==> flow/design.v <==
module pc(
    input clk,
    input reset,
    input pcwrite,
    input [7:0] next_pc,
    output reg [7:0] pc
);
    always @ (posedge clk or posedge reset) begin
        if (reset) begin
            pc <= 8'b0;
        end
        else if (pcwrite) begin
            pc <= next_pc;
        end
    end
endmodule
module IF_ID (
    input clk,
    input reset,
    input [18:0] IF_instruction,
    input IF_IDwrite,
    input [7:0] IF_pc_plus_one,
    output reg [7:0] ID_pc_plus_one,
    output reg [18:0] ID_instruction,
    output reg ID_valid
);
    always @(posedge clk or posedge reset) begin
        if (reset) begin
            ID_valid <= 1'b0;
        end
        else if (IF_IDwrite) begin
            ID_valid <= 1'b1;
        end
    end
    always @(posedge clk) begin
        if (IF_IDwrite) begin
            ID_instruction <= IF_instruction;
            ID_pc_plus_one <= IF_pc_plus_one;
        end
    end
endmodule
module control(
    input [4:0] opcode,
    input hazard,
    output reg ID_branch,
    output reg ID_regwrite,
    output reg ID_memtoreg,
    output reg ID_memread,
    output reg ID_memwrite,
    output reg ID_alusrc,
    output reg ID_aluop,
    output reg ID_regdist,
    output reg ID_branchtype,
    output reg ID_push,
    output reg ID_pop,
    output reg ID_ret,
    output reg ID_jump
);
    always @(*) begin
        ID_branch = 1'b0;
        ID_regwrite = 1'b0;
        ID_memtoreg = 1'b0;
        ID_memread = 1'b0;
        ID_memwrite = 1'b0;
        ID_alusrc = 1'b0;
        ID_aluop = 1'b0;
        ID_regdist = 1'b0;
        ID_branchtype = 1'b0;
        ID_push = 1'b0;
        ID_pop = 1'b0;
        ID_ret = 1'b0;
        ID_jump = 1'b0;
        if (!hazard) begin
            case (opcode)
                5'd0: begin
                    ID_regdist = 1'b1;
                    ID_regwrite = 1'b1;
                end
                5'd1: begin
                    ID_regdist = 1'b1;
                    ID_regwrite = 1'b1;
                end
                5'd2: begin
                    ID_jump = 1'b1;
                end
                5'd3: begin
                    ID_branch = 1'b1;
                    ID_branchtype = 1'b0;
                end
                5'd4: begin
                    ID_branch = 1'b1;
                    ID_branchtype = 1'b1;
                end
                5'd5: begin
                    ID_push = 1'b1;
                    ID_jump = 1'b1;
                    ID_regdist = 1'b1;
                    ID_regwrite = 1'b1;
                    ID_alusrc = 1'b1;
                end
                5'd6: begin
                    ID_pop = 1'b1;
                    ID_ret = 1'b1;
                    ID_regdist = 1'b1;
                    ID_regwrite = 1'b1;
                    ID_alusrc = 1'b1;
                end
                5'd7: begin
                    ID_memread = 1'b1;
                    ID_memtoreg = 1'b1;
                    ID_regwrite = 1'b1;
                    ID_alusrc = 1'b1;
                end
                5'd8: begin
                    ID_memwrite = 1'b1;
                    ID_alusrc = 1'b1;
                end
                5'd9: begin
                    ID_regwrite = 1'b1;
                end
                5'd10: begin
                    ID_regwrite = 1'b1;
                    ID_alusrc = 1'b1;
                end
                default: begin
                end
            endcase
        end
    end
endmodule
module reg_file(
    input clk,
    input reset,
    input WB_regwrite,
    input ID_push,
    input ID_pop,
    input [2:0] rs1,
    input [2:0] rs2,
    input [2:0] ws,
    input [18:0] wd,
    output reg [18:0] ID_rd1,
    output reg [18:0] ID_rd2,
    output [2:0] sp
);
    integer i;
    reg [2:0] SP;
    reg [18:0] register_file[0:7];
    assign sp = SP;
    always @(*) begin
        if (WB_regwrite && (ws == rs1))
            ID_rd1 = wd;
        else
            ID_rd1 = register_file[rs1];
        if (WB_regwrite && (ws == rs2))
            ID_rd2 = wd;
        else
            ID_rd2 = register_file[rs2];
    end
    always @(posedge clk or posedge reset) begin
        if (reset) begin
            for (i=0;i<8;i=i+1) begin
                register_file[i] <= 19'd0;
            end
            SP <= 3'd7;
        end else begin
            if (WB_regwrite) begin
                register_file[ws] <= wd;
            end
            if (ID_push) begin
                SP <= SP - 3'd1;
            end
            else if (ID_pop) begin
                SP <= SP + 3'd1;
            end
        end
    end
endmodule
module comparator (
    input [18:0] ID_rd1,
    input [18:0] ID_rd2,
    output reg zero
);
    always @(*) begin
        if (ID_rd1 == ID_rd2) begin
            zero = 1'b1;
        end
        else begin
            zero = 1'b0;
        end
    end
endmodule
module ID_EX(
    input clk,
    input reset,
    input [4:0] ID_opcode,
    input ID_regwrite,
    input ID_memtoreg,
    input ID_memread,
    input ID_memwrite,
    input ID_alusrc,
    input ID_aluop,
    input ID_regdist,
    input [7:0] ID_immediate,
    input [2:0] ID_rs,
    input [2:0] ID_rt,
    input [2:0] ID_rd,
    input [18:0] ID_rd1,
    input [18:0] ID_rd2,
    output reg [4:0] EX_opcode,
    output reg EX_regwrite,
    output reg EX_memtoreg,
    output reg EX_memread,
    output reg EX_memwrite,
    output reg EX_alusrc,
    output reg EX_aluop,
    output reg EX_regdist,
    output reg [7:0] EX_immediate,
    output reg [2:0] EX_rs,
    output reg [2:0] EX_rt,
    output reg [2:0] EX_rd,
    output reg [18:0] EX_rd1,
    output reg [18:0] EX_rd2
);
    always @(posedge clk or posedge reset) begin
        if (reset) begin
            EX_regwrite <= 1'b0;
            EX_memread <= 1'b0;
            EX_memwrite <= 1'b0;
        end
        else begin
            EX_regwrite <= ID_regwrite;
            EX_memread <= ID_memread;
            EX_memwrite <= ID_memwrite;
        end
    end
    always @(posedge clk) begin
        EX_opcode <= ID_opcode;
        EX_memtoreg <= ID_memtoreg;
        EX_alusrc <= ID_alusrc;
        EX_aluop <= ID_aluop;
        EX_regdist <= ID_regdist;
        EX_immediate <= ID_immediate;
        EX_rs <= ID_rs;
        EX_rt <= ID_rt;
        EX_rd <= ID_rd;
        EX_rd1 <= ID_rd1;
        EX_rd2 <= ID_rd2;
    end
endmodule
module alu_mux(
    input [1:0] sel,
    input [18:0] EX_data,
    input [18:0] MEM_data,
    input [18:0] WB_data,
    output reg [18:0] in
);
    always @(*) begin
        case (sel)
            2'b00 : in = EX_data;
            2'b01 : in = MEM_data;
            2'b10 : in = WB_data;
            default: in = 19'd0;
        endcase
    end
endmodule
module alu_control (
    input [4:0] opcode,
    input [4:0] funct,
    output reg [4:0] operation
);
    always @(*) begin
        case (opcode)
            5'd0: operation = funct;
            5'd1: operation = funct;
            5'd9: operation = funct;
            5'd10: operation = 5'd12;
            5'd8: operation = 5'd12;
            5'd7: operation = 5'd12;
            5'd5: operation = 5'd12;
            5'd6: operation = 5'd12;
            default: operation = 5'd0;
        endcase
    end
endmodule
module alu (
    input [18:0] in1,
    input [18:0] in2,
    input [4:0] alu_ctrl,
    output reg [18:0] EX_out
);
    always @(*) begin
        case (alu_ctrl)
            5'd0: EX_out = in1 + in2;
            5'd1: EX_out = in1 - in2;
            5'd2: EX_out = in1 * in2;
            5'd3: EX_out = (in2 == 19'd0) ? 19'd0 : in1 / in2;
            5'd4: EX_out = in1 + 1;
            5'd5: EX_out = in1 - 1;
            5'd6: EX_out = in1 & in2;
            5'd7: EX_out = in1 | in2;
            5'd8: EX_out = in1 ^ in2;
            5'd9: EX_out = ~in1;
            5'd10: EX_out = in1 ^ 19'b0011001010111010110;  
            5'd11: EX_out = in1 ^ 19'b0011001010111010110;
            5'd12: EX_out = in2;
            default: EX_out = 19'd0;
        endcase
    end
endmodule
module EX_MEM (
    input clk,
    input reset,
    input EX_regwrite,
    input EX_memtoreg,
    input EX_memread,
    input EX_memwrite,
    input [18:0] EX_out,
    input [18:0] EX_wdata,
    input [2:0] EX_rd,
    output reg MEM_regwrite,
    output reg MEM_memtoreg,
    output reg MEM_memread,
    output reg MEM_memwrite,
    output reg [18:0] MEM_out,
    output reg [18:0] MEM_wdata,
    output reg [2:0] MEM_rd
);
    always @(posedge clk or posedge reset) begin
        if (reset) begin
            MEM_regwrite <= 1'b0;
            MEM_memread <= 1'b0;
            MEM_memwrite <= 1'b0;
        end
        else begin
            MEM_regwrite <= EX_regwrite;
            MEM_memread <= EX_memread;
            MEM_memwrite <= EX_memwrite;
        end
    end
    always @(posedge clk) begin
        MEM_memtoreg <= EX_memtoreg;
        MEM_out <= EX_out;
        MEM_wdata <= EX_wdata;
        MEM_rd <= EX_rd;
    end
endmodule
module MEM_WB (
    input clk,
    input reset,
    input MEM_regwrite,
    input MEM_memtoreg,
    input [18:0] MEM_rdata,
    input [18:0] MEM_out,
    input [2:0] MEM_rd,
    output reg WB_regwrite,
    output reg WB_memtoreg,
    output reg [18:0] WB_rdata,
    output reg [18:0] WB_out,
    output reg [2:0] WB_rd
);
always @(posedge clk or posedge reset) begin
    if (reset) begin
        WB_regwrite <= 1'b0;
    end
    else begin
        WB_regwrite <= MEM_regwrite;
    end
end
always @(posedge clk) begin
    WB_memtoreg <= MEM_memtoreg;
    WB_rdata <= MEM_rdata;
    WB_out <= MEM_out;
    WB_rd <= MEM_rd;
end
endmodule
module forwarding_unit (
    input [2:0] EX_rs,
	input [2:0] EX_rt,
	input [2:0] MEM_rd,
	input [2:0] WB_rd,
	input MEM_regwrite,
	input WB_regwrite,
	output reg [1:0] mux_in1,
	output reg [1:0] mux_in2
);
    always @ (*) begin
	    mux_in1 = 2'b00;
		mux_in2 = 2'b00;
		if ((MEM_rd == EX_rs) && (MEM_regwrite)) begin
		    mux_in1 =2'b01;
		end
		if ((MEM_rd == EX_rt) && (MEM_regwrite)) begin
		    mux_in2 =2'b01;
		end
		if (((WB_rd == EX_rs) && (WB_regwrite)) && ~((MEM_rd == EX_rs) && (MEM_regwrite))) begin
            mux_in1 = 2'b10;
        end
		if (((WB_rd == EX_rt) && (WB_regwrite)) && ~((MEM_rd == EX_rt) && (MEM_regwrite))) begin
            mux_in2 = 2'b10;
        end
	end 
endmodule
module hazard_detection(
    input reset,
    input EX_memread,
    input [2:0] EX_rt,
    input [2:0] ID_rt,
    input [2:0] ID_rs,
    input ID_reads_early,
    input [2:0] ID_ra1,
    input [2:0] ID_ra2,
    input EX_regwrite,
    input [2:0] EX_dest,
    input MEM_regwrite,
    input [2:0] MEM_rd,
    output reg hazard,
    output reg IF_IDwrite,
    output reg PCwrite
);
    wire early_hazard;
    assign early_hazard = ID_reads_early &&
        ((EX_regwrite && ((EX_dest == ID_ra1) || (EX_dest == ID_ra2))) ||
         (MEM_regwrite && ((MEM_rd == ID_ra1) || (MEM_rd == ID_ra2))));
    always @ (*) begin
        if (reset) begin
            hazard = 1'b0;
            IF_IDwrite = 1'b1;
            PCwrite = 1'b1;
        end
        else if ((EX_memread && ((EX_rt == ID_rt) || (EX_rt == ID_rs))) || early_hazard) begin
            hazard = 1'b1;
            IF_IDwrite = 1'b0;
            PCwrite = 1'b0;
        end
        else begin
            hazard = 1'b0;
            IF_IDwrite = 1'b1;
            PCwrite = 1'b1;
        end
    end
endmodule
module cpu(
    input clk,
    input reset,
    output [7:0] imem_addr,
    input [18:0] imem_data,
    output [7:0] dmem_addr,
    output [18:0] dmem_wdata,
    output dmem_we,
    input [18:0] dmem_rdata,
    output rf_we,
    output [2:0] rf_waddr,
    output [18:0] rf_wdata
);
    wire [7:0] ret_mux_pc;
    wire [7:0] pc;
    wire pcwrite;
    wire IF_IDwrite;
    wire hazard;
    wire WB_regwrite;
    pc pc_cpu (
        .clk(clk),
        .reset(reset),
        .pcwrite(pcwrite),
        .next_pc(ret_mux_pc),
        .pc(pc)
    );
    wire [18:0] IF_instruction;
    assign imem_addr = pc;
    assign IF_instruction = imem_data;
    wire [7:0] IF_pc_plus_one;
    assign IF_pc_plus_one = pc + 8'd1;
    wire [7:0] ID_pc_plus_one;
    wire [18:0] ID_instruction;
    wire ID_valid;
    wire branch_signal;
    IF_ID IF_ID_cpu (
        .clk(clk),
        .reset(reset),
        .IF_instruction(IF_instruction),
        .IF_IDwrite(IF_IDwrite),
        .IF_pc_plus_one(IF_pc_plus_one),
        .ID_pc_plus_one(ID_pc_plus_one),
        .ID_instruction(ID_instruction),
        .ID_valid(ID_valid)
    );
    wire ID_branch, ID_regwrite, ID_memtoreg, ID_memread, ID_memwrite, ID_alusrc, ID_aluop;
    wire ID_regdist, ID_branchtype, ID_push, ID_pop, ID_ret, ID_jump;
    control control_cpu(
        .opcode(ID_instruction[18:14]),
        .hazard(hazard | ~ID_valid),
        .ID_branch(ID_branch),
        .ID_regwrite(ID_regwrite),
        .ID_memtoreg(ID_memtoreg),
        .ID_memread(ID_memread),
        .ID_memwrite(ID_memwrite),
        .ID_alusrc(ID_alusrc),
        .ID_aluop(ID_aluop),
        .ID_regdist(ID_regdist),
        .ID_branchtype(ID_branchtype),
        .ID_push(ID_push),
        .ID_pop(ID_pop),
        .ID_ret(ID_ret),
        .ID_jump(ID_jump)
    );
    wire [18:0] wd;
    wire [18:0] ID_rd1, ID_rd2;
    wire [2:0] ws;
    wire [2:0] sp;
    wire ID_is_ret = (ID_instruction[18:14] == 5'd6);
    wire ID_is_call = (ID_instruction[18:14] == 5'd5);
    wire [2:0] ID_ra1 = ID_is_ret ? (sp + 3'd1) : ID_instruction[13:11];
    wire [2:0] ID_ra2 = ID_instruction[10:8];
    reg_file reg_file_cpu(
        .clk(clk),
        .reset(reset),
        .WB_regwrite(WB_regwrite),
        .ID_push(ID_push),
        .ID_pop(ID_pop),
        .rs1(ID_ra1),
        .rs2(ID_ra2),
        .ws(ws),
        .wd(wd),
        .ID_rd1(ID_rd1),
        .ID_rd2(ID_rd2),
        .sp(sp)
    );
    wire zero;
    comparator comparator_cpu(
        .ID_rd1(ID_rd1),
        .ID_rd2(ID_rd2),
        .zero(zero)
    );
    wire zero_flag;
    assign zero_flag = (ID_branchtype) ? ~zero : zero;
    assign branch_signal = ID_branch && zero_flag;
    wire [7:0] branch_mux_pc;
    assign branch_mux_pc = (branch_signal) ? ID_instruction[7:0] : IF_pc_plus_one;
    wire [7:0] jump_mux_pc;
    assign jump_mux_pc = (ID_jump) ? ID_instruction[7:0] : branch_mux_pc;
    assign ret_mux_pc = (ID_ret) ? ID_rd1[7:0] : jump_mux_pc;
    wire [7:0] ID_immediate = ID_is_call ? ID_pc_plus_one :
                              (ID_is_ret ? 8'd0 : ID_instruction[7:0]);
    wire [2:0] ID_rd = ID_is_call ? sp :
                       (ID_is_ret ? (sp + 3'd1) : ID_instruction[7:5]);
    wire EX_regwrite, EX_memtoreg, EX_memread, EX_memwrite, EX_alusrc, EX_aluop, EX_regdist;
    wire [7:0] EX_immediate;
    wire [2:0] EX_rs, EX_rt, EX_rd;
    wire [18:0] EX_rd1, EX_rd2;
    wire [4:0] EX_opcode;
    ID_EX ID_EX_cpu(
        .clk(clk),
        .reset(reset),
        .ID_opcode(ID_instruction[18:14]),
        .ID_regwrite(ID_regwrite),
        .ID_memtoreg(ID_memtoreg),
        .ID_memread(ID_memread),
        .ID_memwrite(ID_memwrite),
        .ID_alusrc(ID_alusrc),
        .ID_aluop(ID_aluop),
        .ID_regdist(ID_regdist),
        .ID_immediate(ID_immediate),
        .ID_rs(ID_instruction[13:11]),
        .ID_rt(ID_instruction[10:8]),
        .ID_rd(ID_rd),
        .ID_rd1(ID_rd1),
        .ID_rd2(ID_rd2),
        .EX_opcode(EX_opcode),
        .EX_regwrite(EX_regwrite),
        .EX_memtoreg(EX_memtoreg),
        .EX_memread(EX_memread),
        .EX_memwrite(EX_memwrite),
        .EX_alusrc(EX_alusrc),
        .EX_aluop(EX_aluop),
        .EX_regdist(EX_regdist),
        .EX_immediate(EX_immediate),
        .EX_rs(EX_rs),
        .EX_rt(EX_rt),
        .EX_rd(EX_rd),
        .EX_rd1(EX_rd1),
        .EX_rd2(EX_rd2)
    );
    wire [1:0] sel1, sel2;
    wire [18:0] in1, EX_in2_mux, in2;
    wire [18:0] MEM_out;
    alu_mux alu_mux_in1(
        .sel(sel1),
        .EX_data(EX_rd1),
        .MEM_data(MEM_out),
        .WB_data(wd),
        .in(in1)
    );
    alu_mux alu_mux_in2(
        .sel(sel2),
        .EX_data(EX_rd2),
        .MEM_data(MEM_out),
        .WB_data(wd),
        .in(EX_in2_mux)
    );
    wire [18:0] extended_EX_immediate;
    assign extended_EX_immediate = { 11'b0, EX_immediate};
    assign in2 = (EX_alusrc) ? extended_EX_immediate : EX_in2_mux;
    wire [4:0] alu_ctrl;
    alu_control alu_control_cpu(
        .opcode(EX_opcode),
        .funct(EX_immediate[4:0]),
        .operation(alu_ctrl)
    );
    wire [18:0] EX_out;
    alu alu_cpu(
        .in1(in1),
        .in2(in2),
        .alu_ctrl(alu_ctrl),
        .EX_out(EX_out)
    );
    wire [2:0] EX_rd_muxed;
    assign EX_rd_muxed = (EX_regdist) ? EX_rd : EX_rt;
    wire MEM_regwrite, MEM_memtoreg, MEM_memread, MEM_memwrite;
    wire [18:0] MEM_wdata;
    wire [2:0] MEM_rd;
    EX_MEM EX_MEM_cpu (
        .clk(clk),
        .reset(reset),
        .EX_regwrite(EX_regwrite),
        .EX_memtoreg(EX_memtoreg),
        .EX_memread(EX_memread),
        .EX_memwrite(EX_memwrite),
        .EX_out(EX_out),
        .EX_wdata(EX_in2_mux),
        .EX_rd(EX_rd_muxed),
        .MEM_regwrite(MEM_regwrite),
        .MEM_memtoreg(MEM_memtoreg),
        .MEM_memread(MEM_memread),
        .MEM_memwrite(MEM_memwrite),
        .MEM_out(MEM_out),
        .MEM_wdata(MEM_wdata),
        .MEM_rd(MEM_rd)
    );
    wire [18:0] MEM_rdata;
    assign dmem_addr = MEM_out[7:0];
    assign dmem_wdata = MEM_wdata;
    assign dmem_we = MEM_memwrite;
    assign MEM_rdata = dmem_rdata;
    wire WB_memtoreg;
    wire [18:0] WB_rdata, WB_out;
    wire [2:0] WB_rd;
    MEM_WB MEM_WB_cpu(
        .clk(clk),
        .reset(reset),
        .MEM_regwrite(MEM_regwrite),
        .MEM_memtoreg(MEM_memtoreg),
        .MEM_rdata(MEM_rdata),
        .MEM_out(MEM_out),
        .MEM_rd(MEM_rd),
        .WB_regwrite(WB_regwrite),
        .WB_memtoreg(WB_memtoreg),
        .WB_rdata(WB_rdata),
        .WB_out(WB_out),
        .WB_rd(WB_rd)
    );
    assign ws = WB_rd;
    assign wd = (WB_memtoreg) ? WB_rdata : WB_out;
    assign rf_we = WB_regwrite;
    assign rf_waddr = WB_rd;
    assign rf_wdata = wd;
    forwarding_unit forwarding_unit_cpu(
        .EX_rs(EX_rs),
        .EX_rt(EX_rt),
        .MEM_rd(MEM_rd),
        .WB_rd(WB_rd),
        .MEM_regwrite(MEM_regwrite),
        .WB_regwrite(WB_regwrite),
        .mux_in1(sel1),
        .mux_in2(sel2)
    );
    wire ID_reads_early = ID_valid && ((ID_instruction[18:14] == 5'd3) ||
                          (ID_instruction[18:14] == 5'd4) || ID_is_ret);
    hazard_detection hazard_detection_cpu(
        .reset(reset),
        .EX_memread(EX_memread),
        .EX_rt(EX_rt),
        .ID_rs(ID_instruction[13:11]),
        .ID_rt(ID_instruction[10:8]),
        .ID_reads_early(ID_reads_early),
        .ID_ra1(ID_ra1),
        .ID_ra2(ID_ra2),
        .EX_regwrite(EX_regwrite),
        .EX_dest(EX_rd_muxed),
        .MEM_regwrite(MEM_regwrite),
        .MEM_rd(MEM_rd),
        .hazard(hazard),
        .IF_IDwrite(IF_IDwrite),
        .PCwrite(pcwrite)
    );
endmodule
# --- From RTL to reports: cpu ---
# The steps from the RTL of cpu to its reports follow in flow order.
# Lines are those of the file above, counted from 1.
# Cell names lack the library's common part.
design:
  design: "cpu"
  clock: "clk"
  library: "sky130hd"
  lib_corner: "tt_025C_1v80"

# --- Word-level counts ---
# Source: Yosys, flattened and elaborated. Widths are those after wreduce. Print and check cells do not count. Equal cells are merged and count once.
# Memory sizes are those after Yosys's memory passes, which may raise the word count (mostly to a power of two), join words into wider ones and drop unused or constant bits.
classes:
  multipliers: 1
  n_eq: 61
  reduce_logical: 42
  div_mod_pow: 1
  n_mux: 43
  addsub: 7
  bitwise: 10
op_table:
  columns: ["op", "n"]
  rows:
  - ["19-bit by 19-bit divider with 19-bit output", 1]
  - ["19-bit by 19-bit multiplier with 19-bit output", 1]
  - ["19-bit parallel mux with 8-bit select", 2]
  - ["19-bit parallel mux with 12-bit select", 1]
  - ["19-bit parallel mux with 3-bit select", 2]
  - ["19-bit 2-to-1 mux", 5]
  - ["5-bit by 3-bit == test with 1-bit output with constant B", 10]
  - ["5-bit by 4-bit == test with 1-bit output with constant B", 8]
  - ["8-bit 2-to-1 mux", 5]
  - ["3-bit == test", 12]
  - ["3-bit == test with constant B", 12]
  - ["19-bit by 1-bit adder with 19-bit output with constant B", 1]
  - ["19-bit by 1-bit subtractor with 19-bit output with constant B", 1]
  - ["19-bit adder", 1]
  - ["19-bit subtractor", 1]
  - ["19-bit == test", 1]
  - ["19-bit bitwise AND", 1]
  - ["19-bit bitwise OR", 1]
  - ["19-bit XOR", 1]
  - ["19-bit NOT", 1]
  - ["19-bit logical NOT", 1]
  - ["3-bit by 2-bit == test with 1-bit output with constant B", 6]
  - ["3-bit 2-to-1 mux", 6]
  - ["1-bit 2-to-1 mux", 17]
  - ["2-bit AND reduction", 8]
  - ["5-bit by 2-bit == test with 1-bit output with constant B", 3]
  - ["1-bit logical AND", 14]
  - ["12-bit 2-to-1 mux", 1]
# Other operator kinds: 21; their cells: 41.
word_totals:
  romBits: 192
  in_bits: 40
  mem_count: 1
  regBits: 344
  out_inout_bits: 59
  clocked_rd_ports_x_width: 12
mem_list:
  columns: ["name", "words", "word_bits", "rd", "wr", "line_no", "rtl"]
  rows:
  - ["(name not given)", 16, 12, 1, 0, 74, "case (opcode)"]

# --- Depth ---
# Depth = most cells in a row (Yosys ltp): at word level without a register or memory, in the mapped netlist without a sequential cell, where the memories' decode and read muxes count.
logic_depth:
  word_depth: 17
  abc_area: 0
  depth_mapped: 211

# --- Synthesis result ---
# Source: synth_stat.txt of the flow (Yosys; design flattened, memories mapped). It holds for the ABC_AREA given above (unset counts as 0); a run with the other value may have another netlist.
# Totals and module areas in this step are rounded.
mapped:
  mapped_area_mm2: 0.0336
  buffers: 224
  flip_flops: 354
  sequential_area_mm2: 0.00821
  mapped_cells: 4131
types:
  columns: ["cell_type", "n"]
  rows:
  - ["dfrtp_1", 167]
  - ["ha_1", 319]
  - ["dfxtp_1", 157]
  - ["fa_1", 124]
  - ["nor2_1", 439]
  - ["o21ai_0", 309]
  - ["nand2_1", 394]
  - ["a21oi_1", 250]
  - ["inv_1", 331]
  - ["xnor2_1", 142]
  - ["edfxtp_1", 27]
  - ["mux2i_1", 75]
  - ["clkbuf_1", 185]
  - ["mux2_2", 58]
  - ["o21a_1", 81]
  - ["nor3_1", 114]
  - ["nand3_1", 108]
  - ["a21o_1", 60]
# Not listed: further types 80, cells in them 791.
# By module: a second synthesis without flattening, with its own total; a netlist apart from the flattened one above.
unflattened:
  cells_unflattened: 3844
  area_unflattened_mm2: 0.0343
# Rows give one instance, submodules left out.
modules:
  columns: ["module", "instances", "n_cells", "area_mm2", "mod_seq_area_mm2"]
  rows:
  - ["alu", 1, 2491, 0.0182, 0]
  - ["reg_file", 1, 802, 0.009, 0.00388]
  - ["ID_EX", 1, 68, 0.00136, 0.00136]
  - ["cpu", 1, 132, 0.00102, 0]
  - ["EX_MEM", 1, 46, 0.00092, 0.000916]
  - ["MEM_WB", 1, 44, 0.00087, 0.000866]
  - ["IF_ID", 1, 30, 0.000846, 0.000836]
  - ["alu_mux", 2, 45, 0.000415, 0]
  - ["pc", 1, 18, 0.000335, 0.0002]
  - ["control", 1, 35, 0.000269, 0]
  - ["hazard_detection", 1, 32, 0.000241, 0]
  - ["comparator", 1, 25, 0.00021, 0]
  - ["forwarding_unit", 1, 18, 0.000153, 0]
  - ["alu_control", 1, 13, 0.0000826, 0]

# --- Timing after synthesis ---
# OpenSTA on the mapped netlist: ideal clock, no wires. The path of least setup slack (recovery checks aside). Input and output delay are each 20% of the period. Register names are those of the netlist, which keeps one name where synthesis merged equal registers.
synth_path:
  kind: "reg-to-reg"
  startpoint: "register MEM_WB_cpu.WB_memtoreg"
  endpoint: "register EX_MEM_cpu.MEM_out[0]"
  driving_pins: 204
  path_buffers: 19
  arrival_time_ns: 41.268
  setup_time_ns: 0.140
  path_slack_ns: -3.408
  path_delay_ns: 41.408
  period_ns: 38.0
  period_less_setup_slack_ns: 41.408
# "path_delay_ns" is the arrival time less input delay plus setup time.
# "driving_pins": output pins that drive a net of the path, with the launching flip-flop's if there is one; two outputs of one cell count as two.
# "period_less_setup_slack_ns" = period - worst setup slack (recovery checks aside). The figure is calculated, with input and output delays left at 20% of the set period.
# Between the ends stands the longest chain of elaborated cells between them, by number of cells; it is not shown to be the way that was timed. Of several equally long chains one is given.
# Each line given opens the expression or statement behind the cell; cells for indexed reads and writes are added by Yosys, which also makes memories of some case tables.
synth_via:
  cell_sequence: "dfxtp_1 > buf_2 > buf_2 > mux2i_1 > clkbuf_1 > nor2_1 > a21oi_1 > o21ai_0 > nor2_1 > a21o_1 > clkbuf_1 > buf_1 > ha_1 > or2_2 > nand3_1 > nor2_1 > mux2i_1 > ha_1 > [168 not listed] > o21ai_1 > clkbuf_1 > mux2i_1 > ha_1 > nor2b_1 > o21a_1 > o21a_1 > o21a_1 > o21ai_0 > nand2b_1 > a21oi_1 > o21a_1 > o21ai_0 > a211o_1 > a21o_1 > a21o_1 > a21oi_1 > o221ai_1"
  elab_chain_cells: 6
synth_lines:
  columns: ["element", "line_no", "rtl"]
  rows:
  - ["from (decl)", 356, "output reg WB_memtoreg,"]
  - ["from (assign)", 370, "WB_memtoreg <= MEM_memtoreg;"]
  - ["19-bit 2-to-1 mux", 662, "assign wd = (WB_memtoreg) ? WB_rdata : WB_out;"]
  - ["19-bit parallel mux with 3-bit select", 258, "case (sel)"]
  - ["19-bit 2-to-1 mux", 602, "assign in2 = (EX_alusrc) ? extended_EX_immediate : EX_in2_mux;"]
  - ["19-bit by 19-bit divider with 19-bit output", 296, "5'd3: EX_out = (in2 == 19'd0) ? 19'd0 : in1 / in2;"]
  - ["19-bit 2-to-1 mux", 296, null]
  - ["19-bit parallel mux with 12-bit select", 292, "case (alu_ctrl)"]
  - ["to (assign)", 342, "MEM_out <= EX_out;"]
  - ["to (decl)", 324, "output reg [18:0] MEM_out,"]

# --- Path in the finished layout ---
# Path of least setup slack in the final report of stored run 1 (OpenROAD, finished layout, wires in). Where an end is a register, its clock arrival counts in the times.
layout_path:
  kind: "reg-to-reg"
  startpoint: "register MEM_WB_cpu.WB_rd[1]"
  endpoint: "register EX_MEM_cpu.MEM_out[0]"
  path_buffers: 4
  path_slack_ns: 1.87
  driving_pins: 183
  setup_time_ns: 0.14
  period_ns: 47.4
  arrival_time_ns: 45.94
# Between the ends stands the longest chain of elaborated cells between them, by number of cells; it is not shown to be the way that was timed. Of several equally long chains one is given.
layout_via:
  cell_sequence: "dfxtp_1 > xor2_2 > nor4_4 > buf_4 > mux2_2 > a221oi_4 > inv_1 > nor4_1 > nand4_1 > nor2_1 > mux2i_1 > ha_1 > o21a_1 > o21ai_0 > or3_1 > or2_2 > mux2i_1 > ha_1 > [147 not listed] > o21a_1 > o21ai_1 > buf_4 > clkinv_1 > mux2_2 > ha_1 > o21a_1 > o21a_1 > o21ai_0 > nand2b_1 > a21oi_1 > o21a_1 > o21ai_0 > a211o_1 > a21o_1 > a21o_1 > a21oi_1 > o221ai_1"
  elab_chain_cells: 10
layout_lines:
  columns: ["element", "line_no", "rtl"]
  rows:
  - ["from (decl)", 359, "output reg [2:0] WB_rd"]
  - ["from (assign)", 373, "WB_rd <= MEM_rd;"]
  - ["3-bit == test", 398, "if (((WB_rd == EX_rt) && (WB_regwrite)) && ~((MEM_rd == EX_rt) && (MEM_regwrite))) begin"]
  - ["1-bit logical AND (2 in a row)", 398, null]
  - ["2-bit 2-to-1 mux", 398, null]
  - ["2-bit == test", 258, "case (sel)"]
  - ["19-bit parallel mux with 3-bit select", 258, null]
  - ["19-bit 2-to-1 mux", 602, "assign in2 = (EX_alusrc) ? extended_EX_immediate : EX_in2_mux;"]
  - ["19-bit by 19-bit divider with 19-bit output", 296, "5'd3: EX_out = (in2 == 19'd0) ? 19'd0 : in1 / in2;"]
  - ["19-bit 2-to-1 mux", 296, null]
  - ["19-bit parallel mux with 12-bit select", 292, "case (alu_ctrl)"]
  - ["to (assign)", 342, "MEM_out <= EX_out;"]
  - ["to (decl)", 324, "output reg [18:0] MEM_out,"]

# cpu through Yosys and OpenROAD on sky130hd: 4 stored runs, unordered, with their settings and measured results. The constraints put input and output delay at 20% of the set period each and load the outputs with 0.01 pF.
# "achieved_clock_period_ns": clock period set for the run, less the worst setup slack. It is reckoned from that one timing run; input and output delays stay at 20% of the period that was set.
# "worst_path_time_ns": the worst setup path's part of the clock period (all of it between registers, 20% less for each end at a port) less its slack. A launch clock that arrives late makes it longer, a capture clock that arrives late makes it shorter.
# Values from the reports are rounded here.
runs:
  - name: "stored run 1"
    settings:
      CORE_UTILIZATION: 58
      CTS_CLUSTER_DIAMETER: 58
      GPL_ROUTABILITY_DRIVEN: 1
      MAX_ROUTING_LAYER: "met5"
      PLACE_DENSITY_LB_ADDON: 0.22
      SETUP_SLACK_MARGIN: -2.0
      SLEW_MARGIN: 30
      TNS_END_PERCENT: 35
      period_ns: 47.4
      CAP_MARGIN: 20
      CORE_MARGIN: 2
    results:
      synthArea_mm2: 0.0336
      stdcell_area_mm2: 0.037
      setup_worst_slack_ns: 1.87
      achieved_clock_period_ns: 45.529
      worst_path_time_ns: 45.53
      timing.worst_path_kind: "reg-to-reg"
      die_area_mm2: 0.0598
      fin_util_pct: 64.4
      hold_worst_slack_ns: 0.328
      tns_setup_ns: 0.000
  - name: "stored run 2"
    settings:
      ABC_AREA: 0
      CAP_MARGIN: 10
      CELL_PAD_IN_SITES_DETAIL_PLACEMENT: 1
      CELL_PAD_IN_SITES_GLOBAL_PLACEMENT: 0
      CORE_MARGIN: 9
      MAX_ROUTING_LAYER: "met4"
      TNS_END_PERCENT: 30
      period_ns: 24.4
      CORE_UTILIZATION: 40
      SLEW_MARGIN: 20
    results:
      worst_path_time_ns: 37.96
      timing.worst_path_kind: "reg-to-reg"
      hold_worst_slack_ns: 0.327
      synthArea_mm2: 0.0336
      die_area_mm2: 0.0947
      stdcell_area_mm2: 0.0452
      fin_util_pct: 54.7
      tns_setup_ns: -44.3
      achieved_clock_period_ns: 37.963
      setup_worst_slack_ns: -13.6
  - name: "stored run 3"
    settings:
      ABC_AREA: 0
      CAP_MARGIN: 10
      CELL_PAD_IN_SITES_DETAIL_PLACEMENT: 1
      CELL_PAD_IN_SITES_GLOBAL_PLACEMENT: 0
      CORE_ASPECT_RATIO: 1.36
      CORE_MARGIN: 9
      GPL_TIMING_DRIVEN: 0
      HOLD_SLACK_MARGIN: -0.06
      MAX_ROUTING_LAYER: "met4"
      PLACE_DENSITY_LB_ADDON: 0.21
      SLEW_MARGIN: 35
      TNS_END_PERCENT: 30
      period_ns: 34.4
      CORE_UTILIZATION: 40
    results:
      hold_worst_slack_ns: 0.327
      die_area_mm2: 0.0948
      fin_util_pct: 50.9
      tns_setup_ns: -10.3
      worst_path_time_ns: 40.29
      timing.worst_path_kind: "reg-to-reg"
      synthArea_mm2: 0.0336
      stdcell_area_mm2: 0.0422
      setup_worst_slack_ns: -5.89
      achieved_clock_period_ns: 40.290
  - name: "stored run 4"
    settings:
      CAP_MARGIN: 30
      CORE_ASPECT_RATIO: 0.83
      CORE_MARGIN: 2
      CORE_UTILIZATION: 36
      HOLD_SLACK_MARGIN: -0.03
      PLACE_DENSITY_LB_ADDON: 0.24
      SETUP_SLACK_MARGIN: 3.19
      SLEW_MARGIN: 10
      period_ns: 37.3
    results:
      tns_setup_ns: 0.000
      stdcell_area_mm2: 0.0418
      hold_worst_slack_ns: 0.329
      die_area_mm2: 0.0957
      fin_util_pct: 44.9
      setup_worst_slack_ns: 1.47
      worst_path_time_ns: 35.83
      timing.worst_path_kind: "reg-to-reg"
      synthArea_mm2: 0.0336
      achieved_clock_period_ns: 35.833
